==> flow/design.v <==
module gain_block( 
	input signed [11:0] ip_data, 
	input ip_clock, 
	input ip_reset, 
	output [11:0] op_data
); 
	parameter signed [11:0] gain = 12'd1024;
	reg signed [11:0] reg_ip_data; 
	always@(posedge ip_clock or negedge ip_reset) begin 
		if(ip_reset == 1'd0) begin 
			reg_ip_data <= 12'd0;
		end else begin  
			reg_ip_data <= ip_data; 
		end 
	end 
	reg signed [11:0] reg_gain;
	wire signed [23:0] wire_gain; 
	assign wire_gain = reg_ip_data * gain;
	always@(posedge ip_clock or negedge ip_reset) begin 
		if(ip_reset == 1'd0) begin 
			reg_gain <= 12'd0;
		end else begin 
			reg_gain <= wire_gain[23:12]; 
		end 
	end 
	assign op_data = reg_gain; 
endmodule 
module abs_block( 
	input signed [11:0] ip_data,
	input ip_clock,
	input ip_reset,
	output [11:0] op_data
); 
	reg signed [11:0] reg_op_abs; 
	always@(posedge ip_clock or negedge ip_reset) begin 
		if(ip_reset == 1'd0) begin 
			reg_op_abs <= 12'd0;
		end else begin 
			if(ip_data < 12'sd0) begin 
				reg_op_abs <= -ip_data;
			end else begin 
				reg_op_abs <= ip_data; 
			end 
		end 
	end 
	assign op_data = reg_op_abs;
endmodule 
module power_estimation(
	input signed [11:0] ip_data,
	input ip_clock,
	input ip_reset,
	output [11:0] op_data
); 
	reg signed [11:0] reg_delay; 
	always@(posedge ip_clock or negedge ip_reset) begin 
		if(ip_reset == 1'd0) begin 
			reg_delay <= 12'd0;
		end else begin 
			reg_delay <= ip_data; 
		end 
	end 
	reg signed [11:0] reg_delay_2; 
	always@(posedge ip_clock or negedge ip_reset) begin 
		if(ip_reset == 1'd0) begin 
			reg_delay_2 <= 12'd0;
		end else begin 
			reg_delay_2 <= reg_delay; 
		end 
	end 
	reg signed [11:0] reg_delay_3; 
	always@(posedge ip_clock or negedge ip_reset) begin 
		if(ip_reset == 1'd0) begin 
			reg_delay_3 <= 12'd0;
		end else begin 
			reg_delay_3 <= reg_delay_2; 
		end 
	end
	reg signed [11:0] reg_delay_4; 
	always@(posedge ip_clock or negedge ip_reset) begin 
		if(ip_reset == 1'd0) begin 
			reg_delay_4 <= 12'd0;
		end else begin 
			reg_delay_4 <= reg_delay_3; 
		end 
	end
	reg signed [11:0] reg_delay_5; 
	always@(posedge ip_clock or negedge ip_reset) begin 
		if(ip_reset == 1'd0) begin 
			reg_delay_5 <= 12'd0;
		end else begin 
			reg_delay_5 <= reg_delay_4; 
		end 
	end
	reg signed [11:0] reg_delay_6; 
	always@(posedge ip_clock or negedge ip_reset) begin 
		if(ip_reset == 1'd0) begin 
			reg_delay_6 <= 12'd0;
		end else begin 
			reg_delay_6 <= reg_delay_5; 
		end 
	end
	reg signed [11:0] reg_delay_7; 
	always@(posedge ip_clock or negedge ip_reset) begin 
		if(ip_reset == 1'd0) begin 
			reg_delay_7 <= 12'd0;
		end else begin 
			reg_delay_7 <= reg_delay_6; 
		end 
	end
	reg signed [11:0] reg_delay_8; 
	always@(posedge ip_clock or negedge ip_reset) begin 
		if(ip_reset == 1'd0) begin 
			reg_delay_8 <= 12'd0;
		end else begin 
			reg_delay_8 <= reg_delay_7; 
		end 
	end
	reg signed [11:0] reg_delay_9; 
	always@(posedge ip_clock or negedge ip_reset) begin 
		if(ip_reset == 1'd0) begin 
			reg_delay_9 <= 12'd0;
		end else begin 
			reg_delay_9 <= reg_delay_8; 
		end 
	end 
	reg signed [11:0] reg_delay_10; 
	always@(posedge ip_clock or negedge ip_reset) begin 
		if(ip_reset == 1'd0) begin 
			reg_delay_10 <= 12'd0;
		end else begin 
			reg_delay_10 <= reg_delay_9; 
		end 
	end
	reg signed [11:0] reg_delay_11; 
	always@(posedge ip_clock or negedge ip_reset) begin 
		if(ip_reset == 1'd0) begin 
			reg_delay_11 <= 12'd0;
		end else begin 
			reg_delay_11 <= reg_delay_10; 
		end 
	end
	reg signed [11:0] reg_delay_12; 
	always@(posedge ip_clock or negedge ip_reset) begin 
		if(ip_reset == 1'd0) begin 
			reg_delay_12 <= 12'd0;
		end else begin 
			reg_delay_12 <= reg_delay_11; 
		end 
	end
	reg signed [11:0] reg_delay_13; 
	always@(posedge ip_clock or negedge ip_reset) begin 
		if(ip_reset == 1'd0) begin 
			reg_delay_13 <= 12'd0;
		end else begin 
			reg_delay_13 <= reg_delay_12; 
		end 
	end
	reg signed [11:0] reg_delay_14; 
	always@(posedge ip_clock or negedge ip_reset) begin 
		if(ip_reset == 1'd0) begin 
			reg_delay_14 <= 12'd0;
		end else begin 
			reg_delay_14 <= reg_delay_13; 
		end 
	end
	reg signed [11:0] reg_delay_15; 
	always@(posedge ip_clock or negedge ip_reset) begin 
		if(ip_reset == 1'd0) begin 
			reg_delay_15 <= 12'd0;
		end else begin 
			reg_delay_15 <= reg_delay_14; 
		end 
	end
	reg signed [11:0] reg_delay_16; 
	always@(posedge ip_clock or negedge ip_reset) begin 
		if(ip_reset == 1'd0) begin 
			reg_delay_16 <= 12'd0;
		end else begin 
			reg_delay_16 <= reg_delay_15; 
		end 
	end 
	reg signed [11:0] reg_delay_17; 
	always@(posedge ip_clock or negedge ip_reset) begin 
		if(ip_reset == 1'd0) begin 
			reg_delay_17 <= 12'd0;
		end else begin 
			reg_delay_17 <= reg_delay_16; 
		end 
	end 
	reg signed [11:0] reg_delay_18; 
	always@(posedge ip_clock or negedge ip_reset) begin 
		if(ip_reset == 1'd0) begin 
			reg_delay_18 <= 12'd0;
		end else begin 
			reg_delay_18 <= reg_delay_17; 
		end 
	end
	reg signed [11:0] reg_delay_19; 
	always@(posedge ip_clock or negedge ip_reset) begin 
		if(ip_reset == 1'd0) begin 
			reg_delay_19 <= 12'd0;
		end else begin 
			reg_delay_19 <= reg_delay_18; 
		end 
	end 
	reg signed [11:0] reg_delay_20; 
	always@(posedge ip_clock or negedge ip_reset) begin 
		if(ip_reset == 1'd0) begin 
			reg_delay_20 <= 12'd0;
		end else begin 
			reg_delay_20 <= reg_delay_19; 
		end 
	end 
	reg signed [11:0] reg_delay_21; 
	always@(posedge ip_clock or negedge ip_reset) begin 
		if(ip_reset == 1'd0) begin 
			reg_delay_21 <= 12'd0;
		end else begin 
			reg_delay_21 <= reg_delay_20; 
		end 
	end
	reg signed [11:0] reg_delay_22; 
	always@(posedge ip_clock or negedge ip_reset) begin 
		if(ip_reset == 1'd0) begin 
			reg_delay_22 <= 12'd0;
		end else begin 
			reg_delay_22 <= reg_delay_21; 
		end 
	end
	reg signed [11:0] reg_delay_23; 
	always@(posedge ip_clock or negedge ip_reset) begin 
		if(ip_reset == 1'd0) begin 
			reg_delay_23 <= 12'd0;
		end else begin 
			reg_delay_23 <= reg_delay_22; 
		end 
	end
	reg signed [11:0] reg_delay_24; 
	always@(posedge ip_clock or negedge ip_reset) begin 
		if(ip_reset == 1'd0) begin 
			reg_delay_24 <= 12'd0;
		end else begin 
			reg_delay_24 <= reg_delay_23; 
		end 
	end
	reg signed [11:0] reg_delay_25; 
	always@(posedge ip_clock or negedge ip_reset) begin 
		if(ip_reset == 1'd0) begin 
			reg_delay_25 <= 12'd0;
		end else begin 
			reg_delay_25 <= reg_delay_24; 
		end 
	end 
	reg signed [11:0] reg_delay_26; 
	always@(posedge ip_clock or negedge ip_reset) begin 
		if(ip_reset == 1'd0) begin 
			reg_delay_26 <= 12'd0;
		end else begin 
			reg_delay_26 <= reg_delay_25; 
		end 
	end 
	reg signed [11:0] reg_delay_27; 
	always@(posedge ip_clock or negedge ip_reset) begin 
		if(ip_reset == 1'd0) begin 
			reg_delay_27 <= 12'd0;
		end else begin 
			reg_delay_27 <= reg_delay_26; 
		end 
	end
	reg signed [11:0] reg_delay_28; 
	always@(posedge ip_clock or negedge ip_reset) begin 
		if(ip_reset == 1'd0) begin 
			reg_delay_28 <= 12'd0;
		end else begin 
			reg_delay_28 <= reg_delay_27; 
		end 
	end 
	reg signed [11:0] reg_delay_29; 
	always@(posedge ip_clock or negedge ip_reset) begin 
		if(ip_reset == 1'd0) begin 
			reg_delay_29 <= 12'd0;
		end else begin 
			reg_delay_29 <= reg_delay_28; 
		end 
	end 
	reg signed [11:0] reg_delay_30; 
	always@(posedge ip_clock or negedge ip_reset) begin 
		if(ip_reset == 1'd0) begin 
			reg_delay_30 <= 12'd0;
		end else begin 
			reg_delay_30 <= reg_delay_29; 
		end 
	end 
	reg signed [11:0] reg_delay_31; 
	always@(posedge ip_clock or negedge ip_reset) begin 
		if(ip_reset == 1'd0) begin 
			reg_delay_31 <= 12'd0;
		end else begin 
			reg_delay_31 <= reg_delay_30; 
		end 
	end 
	reg signed [11:0] reg_sum; 
	wire signed [15:0] wire_sum; 
	assign wire_sum = (ip_data + reg_delay + reg_delay_2 + reg_delay_3 + reg_delay_4 + reg_delay_5 + reg_delay_6 + reg_delay_7 + reg_delay_8 + reg_delay_9 + reg_delay_10
						 + reg_delay_11 + reg_delay_12 + reg_delay_13 + reg_delay_14 + reg_delay_15 + reg_delay_16 + reg_delay_17 + reg_delay_18 + reg_delay_19 + reg_delay_20 
						 + reg_delay_21 + reg_delay_22 + reg_delay_23 + reg_delay_24 + reg_delay_25 + reg_delay_26 + reg_delay_27 + reg_delay_28 + reg_delay_29 + reg_delay_30 + reg_delay_31);
	always@(posedge ip_clock or negedge ip_reset) begin 
		if(ip_reset == 1'd0) begin 
			reg_sum <= 12'd0;
		end else begin 
			reg_sum <= wire_sum[15:4]; 
		end 
	end 
	assign op_data = reg_sum;
endmodule 
module gain_error( 
	input signed [11:0] ip_data, 
	input ip_clock, 
	input ip_reset, 
	output [11:0] op_data
); 
	parameter signed [11:0] reference = 12'd2048; 
	wire signed [11:0] wire_error;  
	reg signed [11:0] reg_error;
	assign wire_error = reference - ip_data;
	always@(posedge ip_clock or negedge ip_reset) begin 
		if(ip_reset == 1'd0) begin 
			reg_error <= 12'd0;
		end else begin 
			reg_error <= wire_error;
		end 
	end 
	assign op_data = reg_error; 
endmodule 
module accumulator( 
	input signed [11:0] ip_data, 
	input ip_clock, 
	input ip_reset, 
	output [11:0] op_data
);  
	reg signed [15:0] reg_sum; 
	reg [4:0] reg_counter;
	always@(posedge ip_clock or negedge ip_reset) begin 
		if(ip_reset == 1'd0) begin 
			reg_sum <= 16'd0; 
			reg_counter <= 5'd0;
		end else begin 
			if(reg_counter == 5'd31) begin 
				reg_sum <= reg_sum;
			end else begin 
				reg_sum <= reg_sum + ip_data; 
			end 
			reg_counter <= reg_counter + 4'd1;
		end 
	end 
	assign op_data = reg_sum[15:4]; 
endmodule 
module product_block(
	input signed [11:0] ip_data, 
	input signed [11:0] ip_data_2,
	input ip_clock, 
	input ip_reset,
	output [11:0] op_data
); 
	reg signed [11:0] reg_product; 
	wire signed [23:0] wire_product; 
	assign wire_product = ip_data * ip_data_2;
	always@(posedge ip_clock or negedge ip_reset) begin 
		if(ip_reset == 1'd0) begin 
			reg_product <= 12'd0;
		end else begin 
			reg_product <= wire_product[23:12]; 
		end 
	end
	assign op_data = reg_product;
endmodule 
module agc_ref_correction(
	input signed [11:0] ip_data, 
	input ip_clock,
	input ip_reset, 
	output [11:0] op_data
); 
	wire signed [11:0] get_op_gain; 
	gain_block gain_block_inst( 
		.ip_data(ip_data), 
		.ip_clock(ip_clock), 
		.ip_reset(ip_reset), 
		.op_data(get_op_gain)
	); 
	wire signed [11:0] get_op_abs; 
	abs_block abs_block_inst(
		.ip_data(get_op_gain), 
		.ip_clock(ip_clock), 
		.ip_reset(ip_reset), 
		.op_data(get_op_abs)
	); 
	wire signed [11:0] get_op_power_est; 
	power_estimation power_estimation_inst( 
		.ip_data(get_op_abs), 
		.ip_clock(ip_clock), 
		.ip_reset(ip_reset), 
		.op_data(get_op_power_est)
	); 
	wire signed [11:0] get_op_gain_error; 
	gain_error gain_error_inst( 
		.ip_data(get_op_power_est), 
		.ip_clock(ip_clock), 
		.ip_reset(ip_reset), 
		.op_data(get_op_gain_error)
	);
	wire signed [11:0] get_op_acc;  
	accumulator accumulator_inst(
		.ip_data(get_op_gain_error), 
		.ip_clock(ip_clock), 
		.ip_reset(ip_reset), 
		.op_data(get_op_acc)
	);
	wire signed [11:0] get_op_product; 
	product_block product_block_inst( 
		.ip_data(ip_data), 
		.ip_data_2(get_op_acc),
		.ip_clock(ip_clock), 
		.ip_reset(ip_reset), 
		.op_data(get_op_product)
	); 
	assign op_data = get_op_product;
endmodule 
== Step by step through the tools: agc_ref_correction ==
What the tools print for agc_ref_correction, step after step.
Lines are those of the file above, counted from 1.
Operators: Yosys type, input widths -> output width; for muxes data width and select width s.
Cell names lack the library's common part.
A cell with -- has no value.

* Top module: agc_ref_correction
* Clock port: ip_clock
* Standard-cell library: sky130hd
* Corner: tt_025C_1v80

== Word-level counts ==
Yosys after proc, flatten, opt, wreduce and memory -nomap, before mapping. Enables and synchronous resets that opt folds into registers are not counted as muxes. Memory bits, and registers merged into a memory's read port (data or address), are not among the register bits. Print and check cells are not counted. Equal cells are merged and count once.

* $add $sub $neg: 35
* Multipliers: 1
* Divide/modulo/power cells: 0
* Order comparisons: 1
* Equal/unequal tests: 1
* Shift operators: 0
* Muxes and demuxes: 1
* Bitwise operators: 0
* Reduce/logical cells: 0

{| class="wikitable"
|+ Operators by type and width
! cell !! number
|-
| $add 16x12->16 || 31
|-
| $mul 12x12->24 || 1
|-
| $add 12x12->13 || 1
|-
| $neg 10->12 || 1
|-
| $sub 12x12->12 const A || 1
|-
| $mux 12 || 1
|-
| $lt 10x1->1 const B || 1
|-
| $add 5x1->5 const B || 1
|-
| $eq 5x5->1 const B || 1
|}

* Bits in registers: 463
* Bits in latches: 0
* Bits in writable memories: 0
* Memory bits (read-only): 0
* Word width x clocked read ports: 0
* Memories kept: 0
* Bits of input ports: 14
* Elaborated cells: 78

== Logic depth ==
Longest topological path by Yosys (ltp), each cell counted once; first at word level (registers and memories cut), then after technology mapping (sequential cells cut; the memories' decode and read muxes count).

* Word-level depth: 31
* ABC_AREA: 0
* Mapped depth: 30

== Synthesis result ==
Source: synth_stat.txt of the flow (Yosys; design flattened, memories mapped). It holds for the ABC_AREA given above (unset counts as 0); a run with the other value may have another netlist.
The area totals of this step are shown rounded.

{| class="wikitable"
|+ Cells by type
! type !! number !! total area (µm²)
|-
| dfrtp_1 || 461 || 1.15E+04
|-
| fa_1 || 501 || 1E+04
|-
| inv_1 || 624 || 2.34E+03
|-
| ha_1 || 107 || 1.34E+03
|-
| xnor2_1 || 59 || 516.746
|-
| nand2_1 || 119 || 446.678
|-
| and2_1 || 44 || 275.264
|-
| nor2_1 || 40 || 150.144
|-
| xor2_1 || 17 || 148.893
|-
| nand2b_1 || 20 || 125.12
|-
| o21ai_0 || 25 || 125.12
|-
| clkbuf_1 || 29 || 108.854
|-
| a21oi_1 || 20 || 100.096
|-
| nor3_1 || 19 || 95.091
|-
| and3_1 || 12 || 75.072
|-
| nor2b_1 || 9 || 56.304
|-
| o41ai_4 || 2 || 55.053
|-
| nand3_1 || 10 || 50.048
|}

Not listed: further types 40, cells in them 82.

* Standard cells after synthesis: 2200
* Cell area after synthesis: 28000 µm²
* Sequential area: 12000 µm²
* Mapped flip-flops: 461

The figures by module come from a second, unflattened synthesis with its own total; it is not the netlist above.

* Cells (unflattened synthesis): 2208
* Area total of the unflattened synthesis: 28000 µm²

Each row is one instance without its submodules.

{| class="wikitable"
|+ By module
! module !! instances !! cells !! area (µm²)
|-
| (no name shown) || 1 || 1343 || 20000
|-
| (no name shown) || 1 || 590 || 5400
|-
| accumulator || 1 || 171 || 1600
|-
| abs_block || 1 || 42 || 520
|-
| gain_error || 1 || 40 || 520
|-
| gain_block || 1 || 22 || 520
|-
| agc_ref_correction || 1 || 0 || 0.0
|}

== Path before layout ==
OpenSTA on the mapped netlist: ideal clock, no wires. The path of least setup slack (recovery checks aside). Input and output delay are each 20% of the period. Register names are those of the netlist, which keeps one name where synthesis merged equal registers.

* Kind: register to register
* Start point: register abs_block_inst.reg_op_abs[1]
* End point: register (no name shown)
* Period: 10.0 ns
* Library setup time: 0.080 ns
* Data arrival time: 6.909 ns
* Required time: 9.920 ns
* Slack: 3.012 ns
* Path delay: 6.989 ns
* Stages on the path: 28
* Period reached after synthesis: 6.988 ns

"path delay" is the arrival time less input delay plus setup time.
"stages on the path" counts driving pins, that of a launching flip-flop among them; a cell with two outputs on the path counts twice.
"period reached after synthesis" is the clock period less the worst setup slack; recovery checks do not enter. This is arithmetic on one report: input and output delays are still those of the set period (20% each).
Between the ends stands the longest chain of elaborated cells between them, by number of cells; it is not shown to be the way that was timed. Of several equally long chains one is given.
Each line given opens the expression or statement behind the cell; cells for indexed reads and writes are added by Yosys, which also makes memories of some case tables.
A register here has more assigning lines than the two given.

* Path through: dfrtp_1 > ha_1 > a21o_1 > a21oi_1 > nand2b_1 > a21boi_0 > or3_1 > a31oi_1 > xnor2_1 > fa_1 > inv_1 > fa_1 > fa_1 > fa_1 > fa_1 > fa_1 > inv_1 > fa_1 > fa_1 > ha_1 > and2_1 > o21ai_0 > nand3_1 > nand2_1 > o21ai_1 > o21a_1 > nor2_1 > xnor2_1
* Length of the longest elaborated chain: 31

{| class="wikitable"
|+ RTL lines, path post-synthesis
! item !! RTL line !! source
|-
| start, declared || 34 || <nowiki>reg signed [11:0] reg_op_abs;</nowiki>
|-
| start, assigned || 40 || <nowiki>reg_op_abs <= -ip_data;</nowiki>
|-
| start, assigned || 42 || <nowiki>reg_op_abs <= ip_data;</nowiki>
|-
| $add 12x12->13 || 304 || <nowiki>assign wire_sum = (ip_data + reg_delay + reg_delay_2 + reg_delay_3 + reg_delay_4 + reg_delay_5 + reg_delay_6 + ...</nowiki>
|-
| $add 16x12->16 (30 in a row) || 304 ||
|-
| end, assigned || 309 || <nowiki>reg_sum <= 12'd0;</nowiki>
|-
| end, assigned || 311 || <nowiki>reg_sum <= wire_sum[15:4];</nowiki>
|-
| end, declared || 302 || <nowiki>reg signed [11:0] reg_sum;</nowiki>
|}

== Path in the finished layout ==
From the final timing report of entry A: the path of least setup slack in the routed layout; clock arrival at registers is part of the times.

* Kind: register to register
* Start point: register abs_block_inst.reg_op_abs[0]
* End point: register (no name shown)
* Period: 7.98 ns
* Library setup time: 0.12 ns
* Data arrival time: 8.00 ns
* Required time: 8.45 ns
* Slack: 0.45 ns
* Stages on the path: 31

Between the ends stands the longest chain of elaborated cells between them, by number of cells; it is not shown to be the way that was timed. Of several equally long chains one is given.
A register here has more assigning lines than the two given.

* Path through: dfrtp_1 > ha_1 > inv_1 > fa_1 > nor2b_1 > o21ai_1 > a21boi_1 > o21ai_1 > a21boi_1 > o21ai_1 > nor2b_1 > xnor2_1 > fa_1 > inv_1 > fa_1 > fa_1 > fa_1 > fa_1 > fa_1 > inv_1 > fa_1 > fa_1 > ha_1 > and3_1 > o2111ai_1 > nand3_1 > nand2_1 > o21ai_1 > o21a_1 > nor2_1 > xnor2_1
* Length of the longest elaborated chain: 31

{| class="wikitable"
|+ RTL lines, path after layout
! item !! RTL line !! source
|-
| start, declared || 34 || <nowiki>reg signed [11:0] reg_op_abs;</nowiki>
|-
| start, assigned || 40 || <nowiki>reg_op_abs <= -ip_data;</nowiki>
|-
| start, assigned || 42 || <nowiki>reg_op_abs <= ip_data;</nowiki>
|-
| $add 12x12->13 || 304 || <nowiki>assign wire_sum = (ip_data + reg_delay + reg_delay_2 + reg_delay_3 + reg_delay_4 + reg_delay_5 + reg_delay_6 + ...</nowiki>
|-
| $add 16x12->16 (30 in a row) || 304 ||
|-
| end, assigned || 309 || <nowiki>reg_sum <= 12'd0;</nowiki>
|-
| end, assigned || 311 || <nowiki>reg_sum <= wire_sum[15:4];</nowiki>
|-
| end, declared || 302 || <nowiki>reg signed [11:0] reg_sum;</nowiki>
|}

--- measured runs ---
Record of 6 stored runs of the RTL-to-layout flow on agc_ref_correction, platform sky130hd. The runs are unordered. Constraints: input delay and output delay 20% of the set period each, output load 0.01 pF.
"period reached" is the run's clock period less its worst setup slack. It is reckoned from that one timing run; input and output delays stay at 20% of the period that was set.
By "allowed time less slack (worst setup path)" is meant the share of the clock period that the worst setup path is allowed (20% is reserved at inputs, 20% at outputs), minus its slack. Clock arrival times at its registers enter into it.
Measured values are rounded.

=== Entry A ===
{| class="wikitable"
! Setting !! Value
|-
| CORE_UTILIZATION || 40
|-
| PLACE_DENSITY || 0.6
|-
| SETUP_SLACK_MARGIN || -0.37
|-
| period_ns || 7.98
|-
| CAP_MARGIN || 20
|-
| CORE_MARGIN || 2
|-
| SLEW_MARGIN || 20
|-
! Result !! Value
|-
| Overall die area || 73000 µm²
|-
| Utilization of the finished layout || 0.45
|-
| Period reached || 7.533 ns
|-
| Setup slack of the critical path || 0.45 ns
|-
| Worst hold slack || 0.35 ns
|-
| Area of the synthesized netlist || 28000 µm²
|-
| Standard-cell area after layout || 31000 µm²
|-
| Post-route setup TNS || 0.000 ns
|-
| Allowed time less slack (worst setup path) || 7.53 ns
|-
| Critical path kind || register to register
|}

=== Entry B ===
{| class="wikitable"
! Setting !! Value
|-
| CAP_MARGIN || 35
|-
| CORE_UTILIZATION || 35
|-
| CTS_CLUSTER_DIAMETER || 109
|-
| CTS_CLUSTER_SIZE || 47
|-
| HOLD_SLACK_MARGIN || -0.03
|-
| PLACE_DENSITY || 0.44
|-
| SETUP_SLACK_MARGIN || 1.59
|-
| SLEW_MARGIN || 30
|-
| TNS_END_PERCENT || 20
|-
| period_ns || 6.71
|-
| CORE_MARGIN || 2
|-
! Result !! Value
|-
| Overall die area || 83000 µm²
|-
| Utilization of the finished layout || 0.4
|-
| Period reached || 7.212 ns
|-
| Setup slack of the critical path || -0.50 ns
|-
| Worst hold slack || 0.36 ns
|-
| Area of the synthesized netlist || 28000 µm²
|-
| Standard-cell area after layout || 32000 µm²
|-
| Post-route setup TNS || -3.5 ns
|-
| Allowed time less slack (worst setup path) || 7.21 ns
|-
| Critical path kind || register to register
|}

=== Entry C ===
{| class="wikitable"
! Setting !! Value
|-
| ABC_AREA || 0
|-
| CAP_MARGIN || 35
|-
| CELL_PAD_IN_SITES_GLOBAL_PLACEMENT || 0
|-
| CORE_UTILIZATION || 26
|-
| MIN_ROUTING_LAYER || met1
|-
| PLACE_DENSITY_LB_ADDON || 0.07
|-
| SETUP_SLACK_MARGIN || 1.2
|-
| period_ns || 5.63
|-
| CORE_MARGIN || 2
|-
| SLEW_MARGIN || 20
|-
! Result !! Value
|-
| Overall die area || 110000 µm²
|-
| Utilization of the finished layout || 0.32
|-
| Period reached || 7.237 ns
|-
| Setup slack of the critical path || -1.6 ns
|-
| Worst hold slack || 0.35 ns
|-
| Area of the synthesized netlist || 28000 µm²
|-
| Standard-cell area after layout || 35000 µm²
|-
| Post-route setup TNS || -16 ns
|-
| Allowed time less slack (worst setup path) || 7.24 ns
|-
| Critical path kind || register to register
|}

=== Entry D ===
{| class="wikitable"
! Setting !! Value
|-
| CORE_UTILIZATION || 40
|-
| PLACE_DENSITY || 0.6
|-
| period_ns || 7.98
|-
| CAP_MARGIN || 20
|-
| CORE_MARGIN || 2
|-
| SLEW_MARGIN || 20
|-
! Result !! Value
|-
| Overall die area || 73000 µm²
|-
| Utilization of the finished layout || 0.45
|-
| Period reached || 7.533 ns
|-
| Setup slack of the critical path || 0.45 ns
|-
| Worst hold slack || 0.35 ns
|-
| Area of the synthesized netlist || 28000 µm²
|-
| Standard-cell area after layout || 31000 µm²
|-
| Post-route setup TNS || 0.000 ns
|-
| Allowed time less slack (worst setup path) || 7.53 ns
|-
| Critical path kind || register to register
|}

=== Entry E ===
{| class="wikitable"
! Setting !! Value
|-
| CORE_MARGIN || 6
|-
| GPL_TIMING_DRIVEN || 0
|-
| PLACE_DENSITY_LB_ADDON || 0.15
|-
| period_ns || 10.0
|-
| CAP_MARGIN || 20
|-
| CORE_UTILIZATION || 40
|-
| SLEW_MARGIN || 20
|-
! Result !! Value
|-
| Overall die area || 77000 µm²
|-
| Utilization of the finished layout || 0.46
|-
| Period reached || 7.943 ns
|-
| Setup slack of the critical path || 2.1 ns
|-
| Worst hold slack || 0.34 ns
|-
| Area of the synthesized netlist || 28000 µm²
|-
| Standard-cell area after layout || 32000 µm²
|-
| Post-route setup TNS || 0.000 ns
|-
| Allowed time less slack (worst setup path) || 7.94 ns
|-
| Critical path kind || register to register
|}

=== Entry F ===
{| class="wikitable"
! Setting !! Value
|-
| ABC_AREA || 0
|-
| CELL_PAD_IN_SITES_DETAIL_PLACEMENT || 1
|-
| CELL_PAD_IN_SITES_GLOBAL_PLACEMENT || 2
|-
| CORE_MARGIN || 10
|-
| CORE_UTILIZATION || 34
|-
| CTS_CLUSTER_DIAMETER || 213
|-
| CTS_CLUSTER_SIZE || 80
|-
| GPL_ROUTABILITY_DRIVEN || 1
|-
| MIN_ROUTING_LAYER || met1
|-
| PLACE_DENSITY_LB_ADDON || 0.17
|-
| SETUP_SLACK_MARGIN || 3.66
|-
| SLEW_MARGIN || 0
|-
| period_ns || 13.0
|-
| CAP_MARGIN || 20
|-
! Result !! Value
|-
| Overall die area || 95000 µm²
|-
| Utilization of the finished layout || 0.37
|-
| Period reached || 7.914 ns
|-
| Setup slack of the critical path || 5.1 ns
|-
| Worst hold slack || 0.37 ns
|-
| Area of the synthesized netlist || 28000 µm²
|-
| Standard-cell area after layout || 30000 µm²
|-
| Post-route setup TNS || 0.000 ns
|-
| Allowed time less slack (worst setup path) || 7.91 ns
|-
| Critical path kind || register to register
|}
--- end ---
